==> flow/design.v <==
`timescale 1ns / 1ps
module clock(clk, reset, freq, clk_en);
	input clk;
	input reset;
	input [31:0] freq;
	output clk_en;
	reg clk_temp;
	reg [26:0] counter;
	wire [26:0]	cycles;
	assign clk_en = clk_temp;
	assign cycles = (100000000 / freq) - 1;
	always @ (posedge clk) begin
		if (reset) begin
			counter <= 0;
			clk_temp <= 0;
		end
		else begin
		counter <= counter + 1;
		if (counter == cycles) begin
			clk_temp <= 1;
			counter <= 0;
		end
		else
			clk_temp <= 0;
		end
	end
endmodule
`timescale 1ns / 1ps
module hvsync_generator(clk, reset, en, vga_h_sync, vga_v_sync, inDisplayArea, CounterX, CounterY);
input clk;
input reset;
input en;
output vga_h_sync, vga_v_sync;
output reg inDisplayArea;
output [9:0] CounterX;
output [9:0] CounterY;
reg [9:0] CountX;
reg [9:0] CountY;
assign CounterX = PixelX;
assign CounterY = PixelY;
reg [9:0] PixelX;
reg [9:0] PixelY;
parameter CountXmaxed = 799;  
parameter CountYmaxed = 524;  
parameter hpulse = 96; 	 
parameter vpulse = 2; 	 
parameter hbp = 144; 	 
parameter hfp = 784; 	 
parameter vbp = 35; 		 
parameter vfp = 515; 	 
always @(posedge clk)
	if (reset) begin
		CountX <= 0;
		CountY <= 0;
	end
	else if (en)
	if(CountX < CountXmaxed)
		CountX <= CountX + 1;
	else 	
	begin
		CountX <= 0;
		if (CountY < CountYmaxed)
			CountY <= CountY + 1;
		else
			CountY <= 0;
	end
assign vga_h_sync = (CountX < hpulse) ? 0:1;
assign vga_v_sync = (CountY < vpulse) ? 0:1;
always @(posedge clk)
	if (reset) begin
		inDisplayArea <= 0;
		PixelX <= 0;
		PixelY <= 0;
	end
	else if (en)
	if(CountX >= hbp && CountX < hfp && CountY >= vbp && CountY < vfp) begin
		inDisplayArea <= 1;
		PixelX <= CountX - hbp;
		PixelY <= CountY - vbp;
	end
	else begin
		inDisplayArea <= 0;
		PixelX <= 0;
		PixelY <= 0;
	end
endmodule
`timescale 1ns / 1ps
module pieces(encoding, PixelX, PixelY, display);
	input [41:0] encoding;
	input [9:0] PixelX;
	input [9:0] PixelY;
	output display;
	reg [5:0] coordinate;
	always @* begin
		coordinate <= ((PixelX-145) / 50) + 7 * ((PixelY-90) / 50);
	end
	assign display = encoding[coordinate];
endmodule
`timescale 1ns / 1ps
module finish(encoding, pos, done);
	input [41:0] encoding;
	input [5:0] pos;
	output reg done;
	always @* begin
		if (encoding[pos+1] && encoding[pos+2] && encoding[pos+3] && (pos%7 < 4))
			done <= 1;
		else if (encoding[pos-1] && encoding[pos+1] && encoding[pos+2] && (pos%7 < 5) && (pos%7 > 0))
			done <= 1;
		else if (encoding[pos-2] && encoding[pos-1] && encoding[pos+1] && (pos%7 < 6) && (pos%7 > 1))
			done <= 1;
		else if (encoding[pos-3] && encoding[pos-2] && encoding[pos-1] && (pos%7 > 2))
			done <= 1;
		else if (encoding[pos+7] && encoding[pos+14] && encoding[pos+21] && (pos < 21))
			done <= 1;
		else if (encoding[pos+8] && encoding[pos+16] && encoding[pos+24] && (pos%7 < 4) && (pos < 21))
			done <= 1;
		else if (encoding[pos-8] && encoding[pos+8] && encoding[pos+16] && (pos%7 < 5) && (pos%7 > 0) && (pos < 28) && (pos > 6))
			done <= 1;
		else if (encoding[pos-16] && encoding[pos-8] && encoding[pos+8] && (pos%7 < 6) && (pos%7 > 1) && (pos < 35) && (pos > 13))
			done <= 1;
		else if (encoding[pos-24] && encoding[pos-16] && encoding[pos-8] && (pos%7 > 2) && (pos > 20))
			done <= 1;
		else if (encoding[pos+6] && encoding[pos+12] && encoding[pos+18] && (pos%7 > 2) && (pos < 21))
			done <= 1;
		else if (encoding[pos-6] && encoding[pos+6] && encoding[pos+12] && (pos%7 > 1) && (pos%7 < 6) && (pos < 28) && (pos > 6))
			done <= 1;
		else if (encoding[pos-12] && encoding[pos-6] && encoding[pos+6] && (pos%7 > 0) && (pos%7 < 5) && (pos < 35) && (pos > 13))
			done <= 1;
		else if (encoding[pos-18] && encoding[pos-12] && encoding[pos-6] && (pos%7 < 4) && (pos > 20))
			done <= 1;
		else 
			done <= 0;
	end
endmodule
`timescale 1ns / 1ps
module vga(clk, rst, reset, btnL, btnR, btnD, vga_h_sync, vga_v_sync, vga_R, vga_G, vga_B);
	input clk, rst, reset, btnL, btnR, btnD;
	output vga_h_sync, vga_v_sync;
	output [2:0] vga_R;
	output [2:0] vga_G;
	output [1:0] vga_B;
	wire inDisplayArea;
	wire [9:0] PixelX;
	wire [9:0] PixelY;
	wire clk_px;
	wire rDisplay, yDisplay, rFinish, yFinish;
	clock clkpx (.clk(clk), .reset(rst), .freq(25000000), .clk_en(clk_px));
	hvsync_generator syncgen(.clk(clk), .reset(rst), .en(clk_px), .vga_h_sync(vga_h_sync), .vga_v_sync(vga_v_sync), 
	.inDisplayArea(inDisplayArea), .CounterX(PixelX), .CounterY(PixelY));
	reg [41:0] red;
	reg [41:0] ylw;
	reg [3:0] col;
	reg [2:0] columnA;
	reg [2:0] columnB;
	reg [2:0] columnC;
	reg [2:0] columnD;
	reg [2:0] columnE;
	reg [2:0] columnF;
	reg [2:0] columnG;
	reg player;
	reg [5:0] coordinate;
	reg [5:0] prev_coordinate;
	reg [2:0] height;
	reg winner;
	reg rw;
	reg yw;
	pieces redpieces (.encoding(red_q), .PixelX(PixelX), .PixelY(PixelY), .display(rDisplay));
	pieces ylwpieces (.encoding(ylw_q), .PixelX(PixelX), .PixelY(PixelY), .display(yDisplay));
	finish rwins (.encoding(red_q), .pos(coordinate_q), .done(rFinish));
	finish ywins (.encoding(ylw_q), .pos(coordinate_q), .done(yFinish));
	reg [2:0] vga_R;
	reg [2:0] vga_G;
	reg [1:0] vga_B;
	always @(posedge clk) begin
		if (rst) begin
			vga_R = 3'b000;
			vga_G = 3'b000;
			vga_B = 2'b00;
		end
		else if(inDisplayArea) begin
			if (PixelX > 145 && PixelX < 495 && PixelY > 40 && PixelY < 90 &&
				(PixelX - 145 > col_q * 50) && (PixelX - 145 < (col_q+1) * 50)) begin
				if (player_q) begin
					vga_R = 3'b111;
					vga_G = 3'b000;
					vga_B = 2'b00;
				end
				else begin
					vga_R = 3'b111;
					vga_G = 3'b111;
					vga_B = 2'b00;
				end
			end
			else if (PixelX >= 145 && PixelX <= 495 && PixelY >= 90 && PixelY <= 390) begin
				if ((PixelX-45) % 50 == 0 || (PixelY-40) %50 == 0) begin
					vga_R = 3'b000;
					vga_G = 3'b000;
					vga_B = 2'b00;
				end
				else if (rDisplay) begin
					vga_R = 3'b111;
					vga_G = 3'b000;
					vga_B = 2'b00;
				end
				else if (yDisplay) begin
					vga_R = 3'b111;
					vga_G = 3'b111;
					vga_B = 2'b00;
				end
				else begin
					vga_R = 3'b000;
					vga_G = 3'b111;
					vga_B = 2'b11;
				end
			end
			else begin
				if (PixelX > 545 && PixelX < 595 && PixelY > 340 && PixelY < 390)
					if (rw_q) begin
						vga_R = 3'b111;
						vga_G = 3'b000;
						vga_B = 2'b00;
					end
					else if (yw_q) begin
						vga_R = 3'b111;
						vga_G = 3'b111;
						vga_B = 2'b00;
					end
					else begin
						vga_R = 3'b000;
						vga_G = 3'b111;
						vga_B = 2'b00;
					end
				else begin
					vga_R = 3'b111;
					vga_G = 3'b111;
					vga_B = 2'b11;
				end
			end
		end
		else begin
			vga_R = 3'b000;
			vga_G = 3'b000;
			vga_B = 2'b00;
		end
	end
	localparam DIV_BITS = 6;
	wire [DIV_BITS:0] clk_dv_inc;
	reg [DIV_BITS-1:0]  clk_dv;
   reg         clk_en;
   reg         clk_en_d;
   assign clk_dv_inc = clk_dv + 1;
   always @ (posedge clk) begin
		if (rst) begin
			clk_dv   <= 0;
			clk_en   <= 0;
			clk_en_d <= 0;
		end
		else begin
			clk_dv   <= clk_dv_inc[DIV_BITS-1:0];
			clk_en   <= clk_dv_inc[DIV_BITS];
			clk_en_d <= clk_en;
		end
	end
	reg [3:0]   step_reset;
	reg [3:0]	step_left;
	reg [3:0]	step_right;
	reg [3:0]	step_down;
   always @ (posedge clk)
		if (rst)
		begin
			step_reset <= 4'b0;
			step_left  <= 4'b0;
			step_right <= 4'b0;
			step_down  <= 4'b0;
		end
		else if (clk_en)
		begin
			step_reset[3:0]  <= {reset, step_reset[3:1]};
			step_left[3:0]  <= {btnL, step_left[3:1]};
			step_right[3:0]  <= {btnR, step_right[3:1]};
			step_down[3:0]  <= {btnD, step_down[3:1]};
		end
	reg [41:0] red_q;
	reg [41:0] ylw_q;
	reg [3:0] col_q;
	reg player_q;
	reg [5:0] coordinate_q;
	reg rw_q;
	reg yw_q;
	always @ (posedge clk) begin
		red = red_q;
		ylw = ylw_q;
		col = col_q;
		player = player_q;
		coordinate = coordinate_q;
		rw = rw_q;
		yw = yw_q;
		if (rst) begin
			red = 42'b0000111_0000000_0000000_0000000_0000000_0000000;
			ylw = 42'b0000000_0000111_0000000_0000000_0000000_0000000;
			col = 3;
			columnA = 2;
			columnB = 2;
			columnC = 2;
			columnD = 0;
			columnE = 0;
			columnF = 0;
			columnG = 0;
			player = 1;
			winner = 0;
			coordinate = 0;
			rw = 0;
			yw = 0;
		end
		else if(~step_reset[0] & step_reset[1] & step_reset[2] & clk_en_d) begin
			red = 42'b0;
			ylw = 42'b0;
			col = 3;
			columnA = 0;
			columnB = 0;
			columnC = 0;
			columnD = 0;
			columnE = 0;
			columnF = 0;
			columnG = 0;
			player = 1;
			winner = 0;
			coordinate = 0;
			rw = 0;
			yw = 0;
		end
		else if(~step_left[0] & step_left[1] & step_left[2] & clk_en_d) begin
			if (col == 0)
				col = 0;
			else
				col = col - 1;
		end
		else if(~step_right[0] & step_right[1] & step_right[2] & clk_en_d) begin
			if (col == 6)
				col = 6;
			else
				col = col + 1;
		end
		else if(~step_down[0] & step_down[1] & step_down[2] & clk_en_d) begin
			case (col)
				0 : height = columnA;
				1 : height = columnB;
				2 : height = columnC;
				3 : height = columnD;
				4 : height = columnE;
				5 : height = columnF;
				6 : height = columnG;
				default : height = 0;
			endcase
			if (height == 6)
				;
			else begin
				coordinate = col + 7*(5-height);
				if (player) begin
					red[coordinate] = 1;
				end
				else begin
					ylw[coordinate] = 1;
				end
				player = ~player;
				case (col)
					0 : columnA = height + 1;
					1 : columnB = height + 1;
					2 : columnC = height + 1;
					3 : columnD = height + 1;
					4 : columnE = height + 1;
					5 : columnF = height + 1;
					6 : columnG = height + 1;
					default : ;
				endcase
			end
			if (~winner) 
				if(rFinish && player) begin
					rw = 1;
					winner =1;
				end
				else if (yFinish && ~player) begin
					yw = 1;
					winner =1;
				end
		end
		red_q <= red;
		ylw_q <= ylw;
		col_q <= col;
		player_q <= player;
		coordinate_q <= coordinate;
		rw_q <= rw;
		yw_q <= yw;
	end
endmodule
* Tool chain data of vga
Tool output for the design above, in the order of the flow. Line numbers count from 1 in the design file above. The mark -- stands for no value.
Design: top vga, clock port clk, standard-cell library sky130hd, library corner tt_025C_1v80

* Word-level counts
Counts by Yosys on the flattened word-level netlist (proc, flatten, opt, wreduce; memories kept). Register bits leave out memories and registers merged into their read ports (data or address). Print and check cells are left out. Cells with the same type and inputs are merged into one.
Word-level totals: register bits 220, bits in latches 0, memory bits (writable) 0, bits in read-only memories 0, word width x clocked read ports 0, memory cells 0, input bits 6, output and inout port bits 10, elaborated cells 471
Cells by class: add/sub/neg operators 38, multiply operators 4, div/mod/pow operators 5, $lt $le $gt $ge 34, equal/unequal tests 12, shift operators 45, mux-type cells 103, bitwise gates (word level) 30, reduce/logical cells 163
Operators by type and width (number):
- 42-bit by 8-bit indexed select with 1-bit output | 24
- 42-bit by 7-bit indexed select with 1-bit output | 18
- 32-bit by 6-bit divider with 32-bit output (second input constant) | 2
- 32-bit by 6-bit remainder unit with 32-bit output (second input constant) | 2
- 38-bit two-way mux | 6
- 31-bit two-way mux | 6
- 32-bit by 5-bit multiplier with 31-bit output (second input constant) | 1
- 1-bit logical AND | 130
- 3-bit by 32-bit multiplier with 6-bit output (first input constant) | 1
- 32-bit by 3-bit less-than comparator with 1-bit output (second input constant) | 3
- 6-bit by 3-bit remainder unit with 32-bit output (second input constant) | 1
- 42-bit AND | 2
- 42-bit bitwise OR | 2
- 42-bit by 6-bit indexed select with 1-bit output | 2
- 5-bit AND reduction | 15
- 32-bit by 1-bit > comparator with 1-bit output (second input constant) | 2
- 32-bit logical NOT | 2
- 3-bit two-way mux | 20
- 10-bit less-than comparator (second input constant) | 5
- 2-bit two-way mux | 23
- 1-bit by 7-bit variable shift with 42-bit output (first input constant) | 1
- 42-bit NOT | 1
- 10-bit two-way mux | 4
- 1-bit two-way mux | 39
- 4-bit by 5-bit multiplier with 9-bit output (second input constant) | 1
- 32-bit by 10-bit > comparator with 1-bit output | 1
- 32-bit by 2-bit > comparator with 1-bit output (second input constant) | 1
- 32-bit less-than comparator | 1
Other operator kinds: 61; their cells: 118.

* Logic depth
Longest topological path by Yosys (ltp), each cell counted once; first at word level (registers and memories cut), then after technology mapping (sequential cells cut; the memories' decode and read muxes count).
Depth: depth after elaboration 24, ABC_AREA 0, mapped depth 40, mapped depth without buffers 38

* Synthesis result
Source: synth_stat.txt of the flow (Yosys; design flattened, memories mapped). It holds for the ABC_AREA given above (unset counts as 0); a run with the other value may have another netlist.
Cell types:
- sky130_fd_sc_hd__dfxtp_1 | number 215, area in all 4.3E+03 µm²
- sky130_fd_sc_hd__mux4_2 | number 136, area in all 3.06E+03 µm²
- sky130_fd_sc_hd__ha_1 | number 135, area in all 1689.12 µm²
- sky130_fd_sc_hd__mux2i_1 | number 131, area in all 1.31E+03 µm²
- sky130_fd_sc_hd__nor2_1 | number 344, area in all 1.29E+03 µm²
- sky130_fd_sc_hd__a21oi_1 | number 237, area in all 1.19E+03 µm²
- sky130_fd_sc_hd__nand2_1 | number 233, area in all 874.589 µm²
- sky130_fd_sc_hd__xnor2_1 | number 96, area in all 840.806 µm²
- sky130_fd_sc_hd__o21ai_0 | number 162, area in all 810.778 µm²
- sky130_fd_sc_hd__xor2_1 | number 53, area in all 464.195 µm²
- sky130_fd_sc_hd__mux2_2 | number 40, area in all 450.432 µm²
- sky130_fd_sc_hd__clkbuf_1 | number 117, area in all 439.171 µm²
- sky130_fd_sc_hd__inv_1 | number 92, area in all 345.331 µm²
- sky130_fd_sc_hd__nand3_1 | number 63, area in all 315.302 µm²
- sky130_fd_sc_hd__nor3_1 | number 63, area in all 315.302 µm²
- sky130_fd_sc_hd__o211ai_1 | number 39, area in all 292.781 µm²
- sky130_fd_sc_hd__nor2b_1 | number 39, area in all 243.984 µm²
- sky130_fd_sc_hd__fa_1 | number 12, area in all 240.23 µm²
Not listed: further types 93, cells in them 606.
Mapped netlist: cell count 2813, synthesis area 23128.4 µm², area of sequential cells 4304.1 µm², flip-flop cells 215, buffer cells 170
The figures by module come from a second, unflattened synthesis with its own total; it is not the netlist above.
Unflattened totals: cells (unflattened synthesis) 8570, area (unflattened synthesis) 63058.0 µm²
Rows give one instance, submodules left out.
Modules:
- clock | times used 1, cells 5049, area 33320.7 µm², seq. area 560.5 µm²
- finish | times used 2, cells 615, area 5671.7 µm², seq. area 0.0 µm²
- vga | times used 1, cells 1246, area 10148.5 µm², seq. area 2922.8 µm²
- pieces | times used 2, cells 398, area 3034.2 µm², seq. area 0.0 µm²
- hvsync_generator | times used 1, cells 249, area 2177.1 µm², seq. area 820.8 µm²

* Worst setup path after synthesis
Path of least setup slack by OpenSTA after synthesis, without wires, with an ideal clock, recovery checks aside; 20% of the period is set as input and as output delay. Where synthesis merged equal registers, the netlist keeps one of their names.
Timing path post-synthesis: path type reg-to-reg, start register syncgen.PixelY[2], end register vga_B[0], clock period 10.0 ns, setup time 0.079 ns, launch time at the first pin 0.000 ns, arrival time 8.141 ns, required time 9.921 ns, slack 1.780 ns, path delay 8.220 ns, stages 31, buffers on the path 1, synthesis period reached 8.22 ns
"path delay" is the arrival time less input delay plus setup time. "stages" counts driving pins, that of a launching flip-flop among them; a cell with two outputs on the path counts twice. "synthesis period reached" is the clock period less the worst setup slack; recovery checks do not enter. This is arithmetic on one report: input and output delays are still those of the set period (20% each). Between the ends stands the longest chain of elaborated cells between them, by number of cells; it is not shown to be the way that was timed. Of several equally long chains one is given. A line is the first line of the expression or statement that the cell stems from. Yosys adds cells for indexed reads and writes and turns some case tables into memories. A register here has more assigning lines than the two given.
On the way, post-synthesis: path through sky130_fd_sc_hd__dfxtp_1 sky130_fd_sc_hd__clkbuf_1 sky130_fd_sc_hd__inv_1 sky130_fd_sc_hd__ha_1 sky130_fd_sc_hd__nor2b_1 sky130_fd_sc_hd__o21ai_1 sky130_fd_sc_hd__xor2_1 sky130_fd_sc_hd__xnor2_1 sky130_fd_sc_hd__a31oi_1 sky130_fd_sc_hd__maj3_1 sky130_fd_sc_hd__o221ai_1 sky130_fd_sc_hd__a31oi_1 sky130_fd_sc_hd__a211oi_2 sky130_fd_sc_hd__a31oi_1 sky130_fd_sc_hd__xnor2_1 sky130_fd_sc_hd__nand2_1 sky130_fd_sc_hd__o21ba_2 sky130_fd_sc_hd__xnor2_1 sky130_fd_sc_hd__and3_1 sky130_fd_sc_hd__o31a_1 sky130_fd_sc_hd__fa_1 sky130_fd_sc_hd__fa_1 sky130_fd_sc_hd__fa_1 sky130_fd_sc_hd__xor2_1 sky130_fd_sc_hd__mux4_2 sky130_fd_sc_hd__o21ai_0 sky130_fd_sc_hd__o22ai_1 sky130_fd_sc_hd__a211oi_1 sky130_fd_sc_hd__and2_1 sky130_fd_sc_hd__o211ai_1 sky130_fd_sc_hd__a211oi_2, length of the longest elaborated chain 9, elaborated cells between the ends (all ways) 30, RTL lines with such cells 8, those cells by class add/sub (3); mul (1); div (2); compare (6); shift (2); mux (5); reduce/logical (11)
Ends and longest elaborated chain, post-synthesis:
- from (decl) | line 42 | reg [9:0] PixelY;
- from (assign) | line 73 | PixelY <= 0;
- from (assign) | line 79 | PixelY <= CountY - vbp;
- 10-bit by 7-bit subtractor with 11-bit output | line 95 | coordinate <= ((PixelX-145) / 50) + 7 * ((PixelY-90) / 50);
- 32-bit by 6-bit divider with 32-bit output | line 95
- 3-bit by 32-bit multiplier with 6-bit output | line 95
- 6-bit adder | line 95
- 42-bit by 6-bit indexed select with 1-bit output | line 97 | assign display = encoding[coordinate];
- 2-bit two-way mux | line 205 | else if (yDisplay) begin
- 2-bit two-way mux | line 200 | else if (rDisplay) begin
- 2-bit two-way mux | line 195 | if ((PixelX-45) % 50 == 0 || (PixelY-40) %50 == 0) begin
- 2-bit two-way mux | line 194 | else if (PixelX >= 145 && PixelX <= 495 && PixelY >= 90 && PixelY <= 390) begin
- to (assign) | line 191 | vga_B = 2'b00;
- to (assign) | line 198 | vga_B = 2'b00;
- to (decl) | line 141 | output [1:0] vga_B;

* Worst path after layout
From the final timing report of flow run 1: the path of least setup slack in the routed layout; clock arrival at registers is part of the times.
Timing path after layout: path type reg-to-reg, start register syncgen.PixelY[1], end register vga_B[0], clock period 9.52 ns, setup time 0.07 ns, launch time at the first pin 0.55 ns, arrival time 9.35 ns, required time 9.99 ns, slack 0.64 ns, stages 32, buffers on the path 2
Between the ends stands the longest chain of elaborated cells between them, by number of cells; it is not shown to be the way that was timed. Of several equally long chains one is given. A register here has more assigning lines than the two given.
On the way, after layout: path through sky130_fd_sc_hd__dfxtp_1 sky130_fd_sc_hd__inv_1 sky130_fd_sc_hd__ha_1 sky130_fd_sc_hd__nor2b_1 sky130_fd_sc_hd__o21ai_1 sky130_fd_sc_hd__xor2_1 sky130_fd_sc_hd__xnor2_1 sky130_fd_sc_hd__a31oi_1 sky130_fd_sc_hd__maj3_1 sky130_fd_sc_hd__o221ai_1 sky130_fd_sc_hd__a31oi_1 sky130_fd_sc_hd__a211oi_2 sky130_fd_sc_hd__buf_4 sky130_fd_sc_hd__a31oi_1 sky130_fd_sc_hd__xnor2_1 sky130_fd_sc_hd__nand2_1 sky130_fd_sc_hd__o21ba_2 sky130_fd_sc_hd__xnor2_1 sky130_fd_sc_hd__and3_1 sky130_fd_sc_hd__o31a_1 sky130_fd_sc_hd__fa_1 sky130_fd_sc_hd__fa_1 sky130_fd_sc_hd__fa_1 sky130_fd_sc_hd__xor2_1 sky130_fd_sc_hd__buf_4 sky130_fd_sc_hd__mux4_2 sky130_fd_sc_hd__mux2i_1 sky130_fd_sc_hd__nor2_1 sky130_fd_sc_hd__a211oi_1 sky130_fd_sc_hd__and2_1 sky130_fd_sc_hd__o211ai_1 sky130_fd_sc_hd__a211oi_2, length of the longest elaborated chain 9, elaborated cells between the ends (all ways) 30, RTL lines with such cells 8, those cells by class add/sub (3); mul (1); div (2); compare (6); shift (2); mux (5); reduce/logical (11)
Ends and longest elaborated chain, after layout:
- from (decl) | line 42 | reg [9:0] PixelY;
- from (assign) | line 73 | PixelY <= 0;
- from (assign) | line 79 | PixelY <= CountY - vbp;
- 10-bit by 7-bit subtractor with 11-bit output | line 95 | coordinate <= ((PixelX-145) / 50) + 7 * ((PixelY-90) / 50);
- 32-bit by 6-bit divider with 32-bit output | line 95
- 3-bit by 32-bit multiplier with 6-bit output | line 95
- 6-bit adder | line 95
- 42-bit by 6-bit indexed select with 1-bit output | line 97 | assign display = encoding[coordinate];
- 2-bit two-way mux | line 205 | else if (yDisplay) begin
- 2-bit two-way mux | line 200 | else if (rDisplay) begin
- 2-bit two-way mux | line 195 | if ((PixelX-45) % 50 == 0 || (PixelY-40) %50 == 0) begin
- 2-bit two-way mux | line 194 | else if (PixelX >= 145 && PixelX <= 495 && PixelY >= 90 && PixelY <= 390) begin
- to (assign) | line 191 | vga_B = 2'b00;
- to (assign) | line 198 | vga_B = 2'b00;
- to (decl) | line 141 | output [1:0] vga_B;

Lab notebook: vga

Settings and measured results of 6 stored flow runs for module vga (sky130hd), not sorted in any way. The constraints put input and output delay at 20% of the set period each and load the outputs with 0.01 pF.
"achieved clock period" means the clock period less the worst setup slack. The figure is calculated, with input and output delays left at 20% of the set period.
"power" rests on the timing tool's default activity at the inputs, not on a simulated workload.
[flow run 1] settings: CORE_UTILIZATION=40, period_ns=9.52, CAP_MARGIN=20, CORE_MARGIN=2, SLEW_MARGIN=20
[flow run 1] result: chip area after synthesis (Yosys) 23128.4 µm², die area 59760.7 µm², utilization 43.1 %, worst setup slack after layout 0.639 ns, worst hold slack 0.444 ns, power 2.039 mW, achieved clock period 8.881 ns
[flow run 2] settings: CELL_PAD_IN_SITES_GLOBAL_PLACEMENT=2, CORE_UTILIZATION=40, period_ns=8.16, CAP_MARGIN=20, CORE_MARGIN=2, SLEW_MARGIN=20
[flow run 2] result: chip area after synthesis (Yosys) 23128.4 µm², die area 59760.7 µm², utilization 43.5 %, worst setup slack after layout 0.412 ns, worst hold slack 0.431 ns, power 2.263 mW, achieved clock period 7.748 ns
[flow run 3] settings: ABC_AREA=1, CAP_MARGIN=25, CELL_PAD_IN_SITES_DETAIL_PLACEMENT=0, CELL_PAD_IN_SITES_GLOBAL_PLACEMENT=1, CORE_MARGIN=3, CORE_UTILIZATION=35, CTS_CLUSTER_DIAMETER=333, CTS_CLUSTER_SIZE=45, GPL_ROUTABILITY_DRIVEN=0, MAX_ROUTING_LAYER=met4, PLACE_DENSITY=0.5, SETUP_SLACK_MARGIN=-0.47, SLEW_MARGIN=10, period_ns=8.16
[flow run 3] result: chip area after synthesis (Yosys) 22456.5 µm², die area 67236.5 µm², utilization 37.3 %, worst setup slack after layout 0.447 ns, worst hold slack 0.458 ns, power 1.667 mW, achieved clock period 7.713 ns
[flow run 4] settings: CELL_PAD_IN_SITES_GLOBAL_PLACEMENT=2, CORE_MARGIN=9, CORE_UTILIZATION=43, MAX_ROUTING_LAYER=met4, SLEW_MARGIN=5, TNS_END_PERCENT=60, period_ns=10.0, CAP_MARGIN=20
[flow run 4] result: chip area after synthesis (Yosys) 23128.4 µm², die area 62460.0 µm², utilization 46.6 %, worst setup slack after layout 0.998 ns, worst hold slack 0.442 ns, power 1.883 mW, achieved clock period 9.002 ns
[flow run 5] settings: CELL_PAD_IN_SITES_GLOBAL_PLACEMENT=2, CORE_UTILIZATION=40, CTS_CLUSTER_DIAMETER=26, CTS_CLUSTER_SIZE=45, MAX_ROUTING_LAYER=met4, period_ns=8.16, CAP_MARGIN=20, CORE_MARGIN=2, SLEW_MARGIN=20
[flow run 5] result: chip area after synthesis (Yosys) 23128.4 µm², die area 59760.7 µm², utilization 45.8 %, worst setup slack after layout 0.499 ns, worst hold slack 0.433 ns, power 3.577 mW, achieved clock period 7.661 ns
[flow run 6] settings: ABC_AREA=0, CAP_MARGIN=30, CELL_PAD_IN_SITES_DETAIL_PLACEMENT=1, CORE_UTILIZATION=33, GPL_ROUTABILITY_DRIVEN=0, GPL_TIMING_DRIVEN=0, MAX_ROUTING_LAYER=met5, PLACE_DENSITY_LB_ADDON=0.29, period_ns=14.8, CORE_MARGIN=2, SLEW_MARGIN=20
[flow run 6] result: chip area after synthesis (Yosys) 23128.4 µm², die area 72218.5 µm², utilization 36.4 %, worst setup slack after layout 4.863 ns, worst hold slack 0.442 ns, power 1.229 mW, achieved clock period 9.937 ns
